==> flow/design.v <==
`timescale 1ns / 1ps
module adder(
    input wire [7:0] in1,
    input wire [7:0] in2,
    input wire sub,  
    output wire [7:0] out
    );
    reg [7:0] tmp;
    wire s0,s1,s2,s3,s4,s5,s6,s7;
    wire co0,co1,co2,co3,co4,co5,co6,co7;
    fa f0(in1[0],in2[0],1'b0,s0,co0);
    fa f1(in1[1],in2[1],co0,s1,co1);
    fa f2(in1[2],in2[2],co1,s2,co2);
    fa f3(in1[3],in2[3],co2,s3,co3);
    fa f4(in1[4],in2[4],co3,s4,co4);
    fa f5(in1[5],in2[5],co4,s5,co5);
    fa f6(in1[6],in2[6],co5,s6,co6);
    fa f7(in1[7],in2[7],co6,s7,co7);  
    assign out = {s7,s6,s5,s4,s3,s2,s1,s0} + sub;
endmodule 
module fa( input A,
       input B,
       input CIN,
       output S,
       output COUT
       );
       assign S = A^B^CIN;
       assign COUT = (A&B) | (CIN&A) | (CIN&B);
endmodule
`timescale 1ns / 1ps
module multiplier(
    input wire [7:0] in1,
    input wire [7:0] in2,
    output wire [7:0] out 
    );
    wire [8:0] A_out1, A_out2, A_out3, A_out4, A_out5, A_out6, A_out7, A_out8;
    wire [7:0] Q_out1, Q_out2, Q_out3, Q_out4, Q_out5, Q_out6, Q_out7, Q_out8;
    wire q0_1, q0_2, q0_3, q0_4, q0_5, q0_6, q0_7, q0_8; 
    Booth B1 (
        9'h000,in1,in2,1'b0,
        A_out1,Q_out1,q0_1
        );
    Booth B2 (
        A_out1,in1,Q_out1,q0_1,
        A_out2,Q_out2,q0_2
        );
    Booth B3 (
        A_out2,in1,Q_out2,q0_2,
        A_out3,Q_out3,q0_3
        );
    Booth B4 (
        A_out3,in1,Q_out3,q0_3,
        A_out4,Q_out4,q0_4
        );
    Booth B5 (
        A_out4,in1,Q_out4,q0_4,
        A_out5,Q_out5,q0_5
        );
    Booth B6 (
        A_out5,in1,Q_out5,q0_5,
        A_out6,Q_out6,q0_6
        );
    Booth B7 (
        A_out6,in1,Q_out6,q0_6,
        A_out7,Q_out7,q0_7
        );
    Booth B8 (
        A_out7,in1,Q_out7,q0_7,
        A_out8,Q_out8,q0_8
        );
    assign out = A_out8[7:0];  
endmodule
module Booth(
    input [8:0] A_in,
    input [7:0] M,
    input [7:0] Q_in,
    input  q0,
    output reg [8:0] A_out,
    output reg [7:0] Q_out,
    output reg q0_out
    );
    wire [8:0] sum, diff;
    assign sum = A_in + {M[7], M};
    assign diff = A_in - {M[7], M};
    always@(A_in,Q_in,M,q0,sum,diff)
    begin
        case({Q_in[0],q0})
            2'b00,2'b11: {A_out, Q_out, q0_out} = {A_in[8], A_in, Q_in};
            2'b01: {A_out, Q_out, q0_out} = {sum[8], sum, Q_in};
            default: {A_out, Q_out, q0_out} = {diff[8], diff, Q_in};
        endcase
    end
endmodule
`timescale 1ns / 1ps
module register(
    input wire [7:0] din,
    input wire clk,
    input wire reset,
    input wire ld,
    output reg [7:0] data
    );
    always@(posedge clk or posedge reset)
    begin
        if(reset == 1)
            data <= 0;
        else if(ld == 1)
            data <= din;
    end
endmodule
`timescale 1ns / 1ps
module controller(
    input wire clk,
    input wire reset,
    output reg [3:0] state,
    output reg [9:0] load, mul_en, add1_en, add2_en, mul_read, add1_read, add2_read  
    );
    parameter [3:0] s1 = 4'b0000,
                    s2 = 4'b0001,
                    s3 = 4'b0011,
                    s4 = 4'b0010,
                    s5 = 4'b0110,
                    s6 = 4'b0111,
                    s7 = 4'b1111,
                    s8 = 4'b1110,
                    s9 = 4'b1010,
                    s10 = 4'b1011,
                    s11 = 4'b1001,
                    s12 = 4'b1000;
    reg not_first_flag;  
    always@(posedge clk or posedge reset)
    begin
        if(reset)
            begin
                state <= s1;
                not_first_flag <= 1'b0;
            end
        else
        begin
            if(state == s3)
                not_first_flag <= 1'b1;
            case(state)
                s1: state <= s2;
                s2: state <= s3;
                s3: state <= s4;
                s4: state <= s5;
                s5: state <= s6;
                s6: state <= s7;
                s7: state <= s8;
                s8: state <= s9;
                s9: state <= s10;
                s10: state <= s11;
                s11: state <= s12;
                s12: state <= s1;
                default: state <= s1;
            endcase
        end       
    end
    always@(*)
    begin
        load = 0;
        mul_en = 0;
        add1_en = 0;
        add2_en = 0;
        mul_read = 0;
        add1_read = 0;
        add2_read = 0;
        case(state)
            s1: 
                begin
                    load = 10'b0000000001;
                    if(not_first_flag)
                    begin
                        mul_en = 0; 
                        add1_en = 10'b1000001000; 
                        add2_en = 10'b0001000100; 
                        mul_read = 0; 
                        add1_read = 10'b0000000100;
                        add2_read = 0;
                    end
                end
            s2: 
                begin
                    load = 10'b0000000010;
                    if(not_first_flag)
                    begin
                        mul_en = 0; 
                        add1_en = 0; 
                        add2_en = 10'b0010001000; 
                        mul_read = 0; 
                        add1_read = 10'b0000001000;
                        add2_read = 0;
                    end
                end
            s3:
                begin
                    load = 10'b0000000100; 
                    mul_en = 0; 
                    add1_en = 0; 
                    add2_en = 0; 
                    mul_read = 0; 
                    add1_read = 0;
                    add2_read = 0;
                end
            s4:
                begin
                    load = 10'b0000001000;
                    mul_en = 0;
                    add1_en = 0; 
                    add2_en = 0; 
                    mul_read = 0;
                    add1_read = 0;
                    add2_read = 0;
                end
            s5:
                begin
                    load = 10'b0000010000;
                    mul_en = 0;
                    add1_en = 0; 
                    add2_en = 0; 
                    mul_read = 0;
                    add1_read = 0;
                    add2_read = 0;
                end
            s6:
                begin
                    load = 10'b0000100000;
                    mul_en = 10'b0000010001;  
                    add1_en = 0; 
                    add2_en = 0; 
                    mul_read = 0;
                    add1_read = 0;
                    add2_read = 0;
                end
            s7:
                begin
                    load = 10'b0001000000;
                    mul_en = 10'b0000100010;  
                    add1_en = 0; 
                    add2_en = 0; 
                    mul_read = 10'b0000000001;  
                    add1_read = 0;
                    add2_read = 0;
                end
            s8:
                begin
                    load = 10'b0010000000;  
                    mul_en = 10'b0001000100;  
                    add1_en = 0; 
                    add2_en = 0; 
                    mul_read = 10'b0000000010;  
                    add1_read = 0;
                    add2_read = 0;
                end
            s9:
                begin
                    load = 10'b0100000000;  
                    mul_en = 10'b0010001000;  
                    add1_en = 0; 
                    add2_en = 0; 
                    mul_read = 10'b0000000100;  
                    add1_read = 0;
                    add2_read = 0;
                end
            s10:
                begin
                    load = 10'b1000000000;  
                    mul_en = 0; 
                    add1_en = 10'b0100000001; 
                    add2_en = 0; 
                    mul_read = 10'b0000001000;  
                    add1_read = 0;
                    add2_read = 0;
                end
            s11:
                begin
                    load = 10'b0100000000;  
                    mul_en = 0; 
                    add1_en = 10'b1000000010; 
                    add2_en = 10'b0000010001; 
                    mul_read = 0; 
                    add1_read = 10'b0000000001;
                    add2_read = 0;
                end
            s12:
                begin
                    load = 10'b1000000000;  
                    mul_en = 0; 
                    add1_en = 10'b0100000100; 
                    add2_en = 10'b0000100010; 
                    mul_read = 0; 
                    add1_read = 10'b0000000010;
                    add2_read = 0;
                end
            default: 
                load = 0;
        endcase
    end
endmodule
`timescale 1ns / 1ps
module datapath(
    input wire clk,
    input wire reset,
    input wire [3:0] state,
    input wire [7:0] next_in,
    input wire [9:0] load, mul_en, add1_en, add2_en, mul_read, add1_read, add2_read,  
    output wire [7:0] r1,r2,r3,r4,r5,r6,r7,r8,r9,r10,  
    output reg [7:0] f
    );
    parameter [3:0] s1 = 4'b0000,
                    s2 = 4'b0001,
                    s3 = 4'b0011,
                    s4 = 4'b0010,
                    s5 = 4'b0110,
                    s6 = 4'b0111,
                    s7 = 4'b1111,
                    s8 = 4'b1110,
                    s9 = 4'b1010,
                    s10 = 4'b1011,
                    s11 = 4'b1001,
                    s12 = 4'b1000;
    wire [7:0] sum1,sum2,prod;  
    reg [7:0] add11,add12,add21,add22,mul1,mul2;
    reg not_first_flag;  
    adder A1(add11,add12,1'b0,sum1);  
    adder A2(add21,~add22,1'b1,sum2);  
    multiplier M1(mul1,mul2,prod);
    register reg1((load[0]) ? next_in : (mul_read[0]) ? prod : (add1_read[0]) ? sum1 : (add2_read[0]) ? sum2 : 8'b0,
        clk,reset,
        load[0] || mul_read[0] || add1_read[0] || add2_read[0],
        r1);
    register reg2((load[1]) ? next_in : (mul_read[1]) ? prod : (add1_read[1]) ? sum1 : (add2_read[1]) ? sum2 : 8'b0,
        clk,reset,
        load[1] || mul_read[1] || add1_read[1] || add2_read[1],
        r2);
    register reg3((load[2]) ? next_in : (mul_read[2]) ? prod : (add1_read[2]) ? sum1 : (add2_read[2]) ? sum2 : 8'b0,
        clk,reset,
        load[2] || mul_read[2] || add1_read[2] || add2_read[2],
        r3);
    register reg4((load[3]) ? next_in : (mul_read[3]) ? prod : (add1_read[3]) ? sum1 : (add2_read[3]) ? sum2 : 8'b0,
        clk,reset,
        load[3] || mul_read[3] || add1_read[3] || add2_read[3],
        r4);
    register reg5((load[4]) ? next_in : (mul_read[4]) ? prod : (add1_read[4]) ? sum1 : (add2_read[4]) ? sum2 : 8'b0,
        clk,reset,
        load[4] || mul_read[4] || add1_read[4] || add2_read[4],
        r5);
    register reg6((load[5]) ? next_in : (mul_read[5]) ? prod : (add1_read[5]) ? sum1 : (add2_read[5]) ? sum2 : 8'b0,
        clk,reset,
        load[5] || mul_read[5] || add1_read[5] || add2_read[5],
        r6);
    register reg7((load[6]) ? next_in : (mul_read[6]) ? prod : (add1_read[6]) ? sum1 : (add2_read[6]) ? sum2 : 8'b0,
        clk,reset,
        load[6] || mul_read[6] || add1_read[6] || add2_read[6],
        r7);
    register reg8((load[7]) ? next_in : (mul_read[7]) ? prod : (add1_read[7]) ? sum1 : (add2_read[7]) ? sum2 : 8'b0,
        clk,reset,
        load[7] || mul_read[7] || add1_read[7] || add2_read[7],
        r8);
    register reg9((load[8]) ? next_in : (mul_read[8]) ? prod : (add1_read[8]) ? sum1 : (add2_read[8]) ? sum2 : 8'b0,
        clk,reset,
        load[8] || mul_read[8] || add1_read[8] || add2_read[8],
        r9);
    register reg10((load[9]) ? next_in : (mul_read[9]) ? prod : (add1_read[9]) ? sum1 : (add2_read[9]) ? sum2 : 8'b0,
        clk,reset,
        load[9] || mul_read[9] || add1_read[9] || add2_read[9],
        r10);
    always@(posedge clk or posedge reset)
    begin
        if(reset)
        begin
            f <= 0;     
            not_first_flag <= 1'b0;
        end
        else
        begin
            case(state)
                s1, s2, s3:
                    if(not_first_flag)
                        f <= sum2;
                s4:
                    not_first_flag <= 1'b1;
                s12:
                    f <= sum2;
                default: ;
            endcase
        end
    end
    always@(posedge clk)
    begin
        case(state)
            s1:
                begin
                    if(not_first_flag)
                    begin
                        add11 <= r4;
                        add12 <= r10;
                        add21 <= sum1;
                        add22 <= r7;
                    end
                end
            s2:
                begin
                    if(not_first_flag)
                    begin
                        add21 <= sum1;
                        add22 <= r8;
                    end
                end
            s6:  
                begin
                    mul1 <= r1;
                    mul2 <= r5;
                end
            s7:  
                begin
                    mul1 <= r2;
                    mul2 <= r6;
                end
            s8:  
                begin
                    mul1 <= r3;
                    mul2 <= r7;
                end
            s9:  
                begin
                    mul1 <= r4;
                    mul2 <= r8;
                end
            s10:  
                begin
                    add11 <= r1;
                    add12 <= r9;
                end
            s11:  
                begin
                    add11 <= r2;
                    add12 <= r10;
                    add21 <= sum1;
                    add22 <= r5;
                end
            s12:  
                begin
                    add11 <= r3;
                    add12 <= r9;
                    add21 <= sum1;
                    add22 <= r6;
                end
            default: ;
        endcase
    end
endmodule
`timescale 1ns / 1ps
module top(
    input wire clk,
    input wire reset,
    input wire [7:0] next_in,
    output wire [7:0] f
    );
    wire [7:0] r1,r2,r3,r4,r5,r6,r7,r8,r9,r10;  
    wire [9:0] load, mul_en, add1_en, add2_en, mul_read, add1_read, add2_read;
    wire [3:0] state;
    controller C1(
        clk,
        reset,
        state,
        load, mul_en, add1_en, add2_en, mul_read, add1_read, add2_read  
    );
    datapath DP1(
        clk,
        reset,
        state,
        next_in,
        load, mul_en, add1_en, add2_en, mul_read, add1_read, add2_read,  
        r1,r2,r3,r4,r5,r6,r7,r8,r9,r10,  
        f
    );
endmodule
# Tool chain data of top
# Module top before and after one edit of its RTL, step after step.
# Lines under "orig" count in the file above, lines under "edited" in the edited file.
# "diff" is "edited" less "orig", of the values as shown.
# Cell names lack the library's common part.
# The mark -- stands for no value.
# setup
design	top
clk_port	clk
cell_library	sky130hd
pvt_corner	tt_025C_1v80

# The edit
# The edit as a unified diff against the file above.
# This change comes from a script, not from a designer. The edited design behaves differently; no optimisation was intended.
# begin of diff
@@ -454,7 +454,9 @@
     input wire clk,
     input wire reset,
-    input wire [7:0] next_in,
+    input wire [7:0] next_in_in,
     output wire [7:0] f
     );
+    reg [7:0] next_in;
+    always @(posedge clk) next_in <= next_in_in;
     wire [7:0] r1,r2,r3,r4,r5,r6,r7,r8,r9,r10;  
     wire [9:0] load, mul_en, add1_en, add2_en, mul_read, add1_read, add2_read;
# end of diff

# Elaborated design
# Yosys after proc, flatten, opt, wreduce and memory -nomap, before mapping. Memory bits, and registers merged into a memory's read port (data or address), are not among the register bits. Print and check cells are not counted. Equal cells are merged and count once.
# Yosys's memory passes give these memory sizes; they may raise the number of words (mostly to a power of two), join words into wider ones and drop unused or constant bits.
# word_totals
item	orig	edited	diff
ff_bits	138	146	8
romBits	64	64	0
clocked_rd_ports_x_width	4	4	0
n_memories	1	1	0
input_bits	10	10	0
output_inout_bits	8	8	0
word_cells	266	267	1
# classes
item	orig	edited	diff
n_addsub	16	16	0
n_eq	29	29	0
n_mux	56	56	0
bitwise	93	93	0
n_reduce_logical	52	52	0
# memory_table
item	orig	edited
mem_shapes	16x4 r1 w0	16x4 r1 w0
# op_table
cell	orig	edited	diff
1-bit bitwise AND	38	38	0
8-bit two-way mux	36	36	0
1-bit XOR	30	30	0
1-bit OR	24	24	0
1-bit logical OR	14	14	0
2-bit OR reduction	11	11	0
2-bit zero test	8	8	0
9-bit adder	7	7	0
2-bit by 1-bit == test with 1-bit output with constant B	7	7	0
2-bit == test with constant B	7	7	0
9-bit subtractor	7	7	0
4-bit == test with constant B	6	6	0
1-bit logical OR with constant B	6	6	0
18-bit case mux with 2-bit select	6	6	0
2-bit by 1-bit inequality test with 1-bit output with constant B	4	4	0
8-bit case mux with 4-bit select	4	4	0
2-bit AND reduction	4	4	0
4-bit nonzero test	3	3	0
4-bit by 2-bit == test with 1-bit output with constant B	2	2	0
4-bit by 3-bit == test with 1-bit output with constant B	2	2	0
8-bit case mux with 2-bit select	2	2	0
3-bit nonzero test	2	2	0
8-bit by 1-bit adder with 8-bit output with constant B	1	1	0
4-bit by 1-bit == test with 1-bit output with constant B	1	1	0
4-bit zero test	1	1	0
18-bit two-way mux	1	1	0
3-bit two-way mux	1	1	0
4-bit two-way mux	1	1	0
# The list need not be complete.

# Depth
# Yosys ltp: most cells in a row. Word level: on the elaborated netlist, between registers, memories and ports. Mapped: between sequential cells and ports; inverters and the memories' decode and read muxes count.
# depth
item	orig	edited	diff
depth_word	25	25	0
abc_area	0	0	--
mapped_depth	55	55	0
depth_no_buf	53	53	0

# After synthesis
# The flow's flattened synthesis, as Yosys stat reports it; memories are mapped. The netlist is that of the ABC_AREA named above (0 if unset); the other value can give another one.
# types
cell_type	orig	edited	diff
nor2_1	106	148	42
a222oi_1	56	36	-20
a21oi_1	67	86	19
nand2_1	160	145	-15
mux2i_1	8	22	14
o21ai_0	51	63	12
mux2_2	72	82	10
nand3_1	24	34	10
clkbuf_1	50	59	9
nor3_1	29	38	9
a21o_1	22	31	9
nand2b_1	6	14	8
a211oi_1	2	10	8
dfxtp_1	0	8	8
o31ai_1	5	12	7
a221o_1	2	9	7
inv_1	61	55	-6
xnor2_1	66	61	-5
# The list need not be complete.
# synth_totals
item	orig	edited	diff
cells	1286	1429	143
synth_area_mm2	0.0117876	0.0126571	0.0008695
seq_area_mm2	0.0037936	0.0039538	0.0001602
flip_flops	142	150	8
n_buf	70	78	8
# By module: a second synthesis without flattening, with its own total; a netlist apart from the flattened one above.
# hier_totals
item	orig	edited	diff
cells_unflattened	1960	1968	8
hier_area_mm2	0.0163594	0.0165196	0.0001602
# Rows give one instance, submodules left out.
# by_module_orig
module	n_inst	cells	mod_area_mm2
Booth	8	112	0.000757
datapath	1	731	0.0055728
register	10	18	0.0003353
controller	1	102	0.0007958
fa	16	1	0.00002
adder	2	17	0.0001289
multiplier	1	1	0.0000038
top	1	0	0
# by_module_edited
module	n_inst	cells	mod_area_mm2
Booth	8	112	0.000757
datapath	1	731	0.0055728
register	10	18	0.0003353
controller	1	102	0.0007958
fa	16	1	0.00002
adder	2	17	0.0001289
top	1	8	0.0001602
multiplier	1	1	0.0000038

# Path before layout
# Path of least setup slack by OpenSTA after synthesis, without wires, with an ideal clock, recovery checks aside; 20% of the period is set as input and as output delay. Where synthesis merged equal registers, the netlist keeps one of their names.
# synth_timing
item	orig	edited	diff
path_kind	reg2reg	reg2reg	--
from	register DP1.mul1[0]	register DP1.mul1[0]	--
to	register DP1.reg2.data[7]	register DP1.reg1.data[7]	--
clock_period_ns	12.0	12.0	0.0
setup_time_ns	0.134	0.118	-0.016
launch_ns	0.000	0.000	0.000
t_arrival_ns	11.140	10.725	-0.415
required_ns	11.866	11.882	0.016
path_slack_ns	0.726	1.157	0.431
path_delay_ns	11.274	10.843	-0.431
stages	51	54	3
synth_period_reached_ns	11.274	10.843	-0.431
# "path_delay_ns" is the arrival time less input delay plus setup time.
# "stages": output pins that drive a net of the path, with the launching flip-flop's if there is one; two outputs of one cell count as two.
# "synth_period_reached_ns" is the clock period less the worst setup slack; recovery checks do not enter. This is arithmetic on one report: input and output delays are still those of the set period (20% each).
# Between the ends stands the longest chain of elaborated cells between them, by number of cells; it is not shown to be the way that was timed. Of several equally long chains one is given.
# A line is the first line of the expression or statement that the cell stems from. Yosys adds cells for indexed reads and writes and turns some case tables into memories.
# At most two assigning lines are given for a register; there are more.
# synth_via_orig
path_cell_list	edfxtp_1 clkbuf_1 inv_1 ha_1 buf_2 nor3b_2 buf_6 mux2i_2 ha_1 a21o_1 a31o_2 xnor2_1 o21ai_0 ha_1 a21oi_1 nand3b_1 or4_1 a221o_1 [15 not listed] o21ai_0 o31a_1 ha_1 nor3_1 a21oi_1 a21boi_0 a311oi_1 xor2_1 ha_1 or3b_2 mux4_2 nand2_1 ha_1 a21o_1 a31oi_1 mux2i_1 xor2_1 o21ai_1
elab_chain_len	18
# synth_lines_orig
item	line_no	source
from (decl)	322	reg [7:0] add11,add12,add21,add22,mul1,mul2;
from (assign)	411	mul1 <= r1;
from (assign)	416	mul1 <= r2;
1-bit by 8-bit subtractor with 9-bit output	84	assign diff = A_in - {M[7], M};
18-bit two-way mux	87	case({Q_in[0],q0})
9-bit subtractor	84
18-bit case mux with 2-bit select	87
9-bit subtractor	84
18-bit case mux with 2-bit select	87
9-bit subtractor	84
[3 not listed]	--
9-bit subtractor	84
18-bit case mux with 2-bit select	87
9-bit subtractor	84
18-bit case mux with 2-bit select	87
9-bit subtractor	84
17-bit case mux with 2-bit select	87
8-bit two-way mux (2 in a row)	331	register reg2((load[1]) ? next_in : (mul_read[1]) ? prod : (add1_read[1]) ? sum1 : (add2_read[1]) ? sum2 : 8'b ...
to (assign)	105	data <= 0;
to (assign)	107	data <= din;
to (decl)	100	output reg [7:0] data
# synth_via_edited
path_cell_list	edfxtp_1 clkbuf_1 inv_1 ha_1 buf_4 nor3b_4 mux2i_1 ha_1 a21oi_1 o21a_1 xnor2_1 mux2_2 ha_1 a21oi_1 nor2_1 mux2_2 o211ai_1 nand4_1 [18 not listed] nand2_1 o211ai_1 clkinv_1 ha_1 a21oi_1 o22ai_1 a211oi_1 mux2i_1 o211ai_1 inv_1 ha_1 a21o_1 a21oi_1 nor2_1 a31o_2 a211o_1 xor2_1 a21o_1
elab_chain_len	18
# synth_lines_edited
item	line_no	source
from (decl)	322	reg [7:0] add11,add12,add21,add22,mul1,mul2;
from (assign)	411	mul1 <= r1;
from (assign)	416	mul1 <= r2;
1-bit by 8-bit subtractor with 9-bit output	84	assign diff = A_in - {M[7], M};
18-bit two-way mux	87	case({Q_in[0],q0})
9-bit subtractor	84
18-bit case mux with 2-bit select	87
9-bit subtractor	84
18-bit case mux with 2-bit select	87
9-bit subtractor	84
[3 not listed]	--
9-bit subtractor	84
18-bit case mux with 2-bit select	87
9-bit subtractor	84
18-bit case mux with 2-bit select	87
9-bit subtractor	84
17-bit case mux with 2-bit select	87
8-bit two-way mux (2 in a row)	327	register reg1((load[0]) ? next_in : (mul_read[0]) ? prod : (add1_read[0]) ? sum1 : (add2_read[0]) ? sum2 : 8'b ...
to (assign)	105	data <= 0;
to (assign)	107	data <= din;
to (decl)	100	output reg [7:0] data

# Path in the finished layout
# Path of least setup slack in the final report of the runs of set A (OpenROAD, finished layout, wires in). Where an end is a register, its clock arrival counts in the times.
# layout_timing
item	orig	edited	diff
path_kind	reg2reg	reg2reg	--
from	register DP1.mul1[0]	register DP1.mul1[0]	--
to	register DP1.reg2.data[7]	register DP1.reg1.data[7]	--
clock_period_ns	11.6	11.6	0.0
setup_time_ns	0.13	0.11	-0.02
launch_ns	0.42	0.42	0.00
t_arrival_ns	11.37	11.33	-0.04
required_ns	11.89	11.91	0.02
path_slack_ns	0.52	0.58	0.06
stages	48	49	1
# Between the ends stands the longest chain of elaborated cells between them, by number of cells; it is not shown to be the way that was timed. Of several equally long chains one is given.
# At most two assigning lines are given for a register; there are more.
# layout_via_orig
path_cell_list	edfxtp_1 buf_4 buf_4 or4_4 or3_4 nand2_1 ha_1 xnor2_1 o21ai_1 ha_1 a21oi_2 nand3b_1 or4_1 a221o_1 and3_1 o31a_1 or3_1 a21oi_2 [12 not listed] ha_4 a21o_1 a21oi_2 o31ai_1 a21oi_1 a311oi_2 xor2_1 ha_1 or3b_2 mux4_2 nand2_2 ha_1 a21o_1 a31oi_1 mux2i_1 xor2_1 buf_4 o21ai_1
elab_chain_len	18
# layout_lines_orig
item	line_no	source
from (decl)	322	reg [7:0] add11,add12,add21,add22,mul1,mul2;
from (assign)	411	mul1 <= r1;
from (assign)	416	mul1 <= r2;
1-bit by 8-bit subtractor with 9-bit output	84	assign diff = A_in - {M[7], M};
18-bit two-way mux	87	case({Q_in[0],q0})
9-bit subtractor	84
18-bit case mux with 2-bit select	87
9-bit subtractor	84
18-bit case mux with 2-bit select	87
9-bit subtractor	84
[3 not listed]	--
9-bit subtractor	84
18-bit case mux with 2-bit select	87
9-bit subtractor	84
18-bit case mux with 2-bit select	87
9-bit subtractor	84
17-bit case mux with 2-bit select	87
8-bit two-way mux (2 in a row)	331	register reg2((load[1]) ? next_in : (mul_read[1]) ? prod : (add1_read[1]) ? sum1 : (add2_read[1]) ? sum2 : 8'b ...
to (assign)	105	data <= 0;
to (assign)	107	data <= din;
to (decl)	100	output reg [7:0] data
# layout_via_edited
path_cell_list	edfxtp_1 buf_4 or3_1 a211oi_4 inv_1 ha_1 a21oi_1 o21a_2 xnor2_1 mux2_2 ha_1 nand3_1 nand2_1 a41oi_1 o21ai_0 a41oi_2 xnor2_1 a21oi_4 [13 not listed] nor2_1 a31oi_1 and3_1 nor2_2 xnor2_2 ha_1 inv_1 o31ai_1 mux2i_1 xnor2_2 ha_4 a21o_1 a21oi_1 nor2_1 a31o_2 a211o_1 xor2_1 a21o_1
elab_chain_len	18
# layout_lines_edited
item	line_no	source
from (decl)	322	reg [7:0] add11,add12,add21,add22,mul1,mul2;
from (assign)	411	mul1 <= r1;
from (assign)	416	mul1 <= r2;
1-bit by 8-bit subtractor with 9-bit output	84	assign diff = A_in - {M[7], M};
18-bit two-way mux	87	case({Q_in[0],q0})
9-bit subtractor	84
18-bit case mux with 2-bit select	87
9-bit subtractor	84
18-bit case mux with 2-bit select	87
9-bit subtractor	84
[3 not listed]	--
9-bit subtractor	84
18-bit case mux with 2-bit select	87
9-bit subtractor	84
18-bit case mux with 2-bit select	87
9-bit subtractor	84
17-bit case mux with 2-bit select	87
8-bit two-way mux (2 in a row)	327	register reg1((load[0]) ? next_in : (mul_read[0]) ? prod : (add1_read[0]) ? sum1 : (add2_read[0]) ? sum2 : 8'b ...
to (assign)	105	data <= 0;
to (assign)	107	data <= din;
to (decl)	100	output reg [7:0] data

# Measured runs
# Both versions went through the flow (Yosys, OpenROAD) with the same settings in each pair. Constraints: input delay and output delay 20% of the set period each, output load 0.01 pF.
# flow_settings_set_A
period_ns	11.6
CAP_MARGIN	20
CORE_MARGIN	2
CORE_UTILIZATION	40
SLEW_MARGIN	20
# measured_set_A
item	orig	edited	diff
synth_chip_area_mm2	0.0117876	0.0126571	0.0008695
final_die_area_mm2	0.0308582	0.0330822	0.0022240
finish.stdcell_area_mm2	0.0132677	0.0140873	0.0008196
layout_utilization_frac	0.46	0.449	-0.011
worstSetupSlack_ns	0.520	0.583	0.063
final_setup_tns_ns	0.000	0.000	0.000
hold_ws_ns	0.502	0.500	-0.002
timing.achieved_period_ns	11.080	11.017	-0.063
# flow_settings_set_B
ABC_AREA	1
CELL_PAD_IN_SITES_DETAIL_PLACEMENT	0
CELL_PAD_IN_SITES_GLOBAL_PLACEMENT	0
CORE_ASPECT_RATIO	1.79
CORE_MARGIN	7
CORE_UTILIZATION	16
CTS_CLUSTER_SIZE	64
GPL_ROUTABILITY_DRIVEN	0
GPL_TIMING_DRIVEN	0
MAX_ROUTING_LAYER	met4
MIN_ROUTING_LAYER	met1
PLACE_DENSITY	0.95
SLEW_MARGIN	40
TNS_END_PERCENT	45
period_ns	13.2
CAP_MARGIN	20
# measured_set_B
item	orig	edited	diff
synth_chip_area_mm2	0.0118026	0.0120178	0.0002152
final_die_area_mm2	0.0818904	0.0833088	0.0014184
finish.stdcell_area_mm2	0.013817	0.0140823	0.0002653
layout_utilization_frac	0.189	0.189	0.000
worstSetupSlack_ns	2.916	2.504	-0.412
final_setup_tns_ns	0.000	0.000	0.000
hold_ws_ns	0.482	0.479	-0.003
timing.achieved_period_ns	10.284	10.696	0.412
# "timing.achieved_period_ns" means the clock period less the worst setup slack. The figure is calculated, with input and output delays left at 20% of the set period.
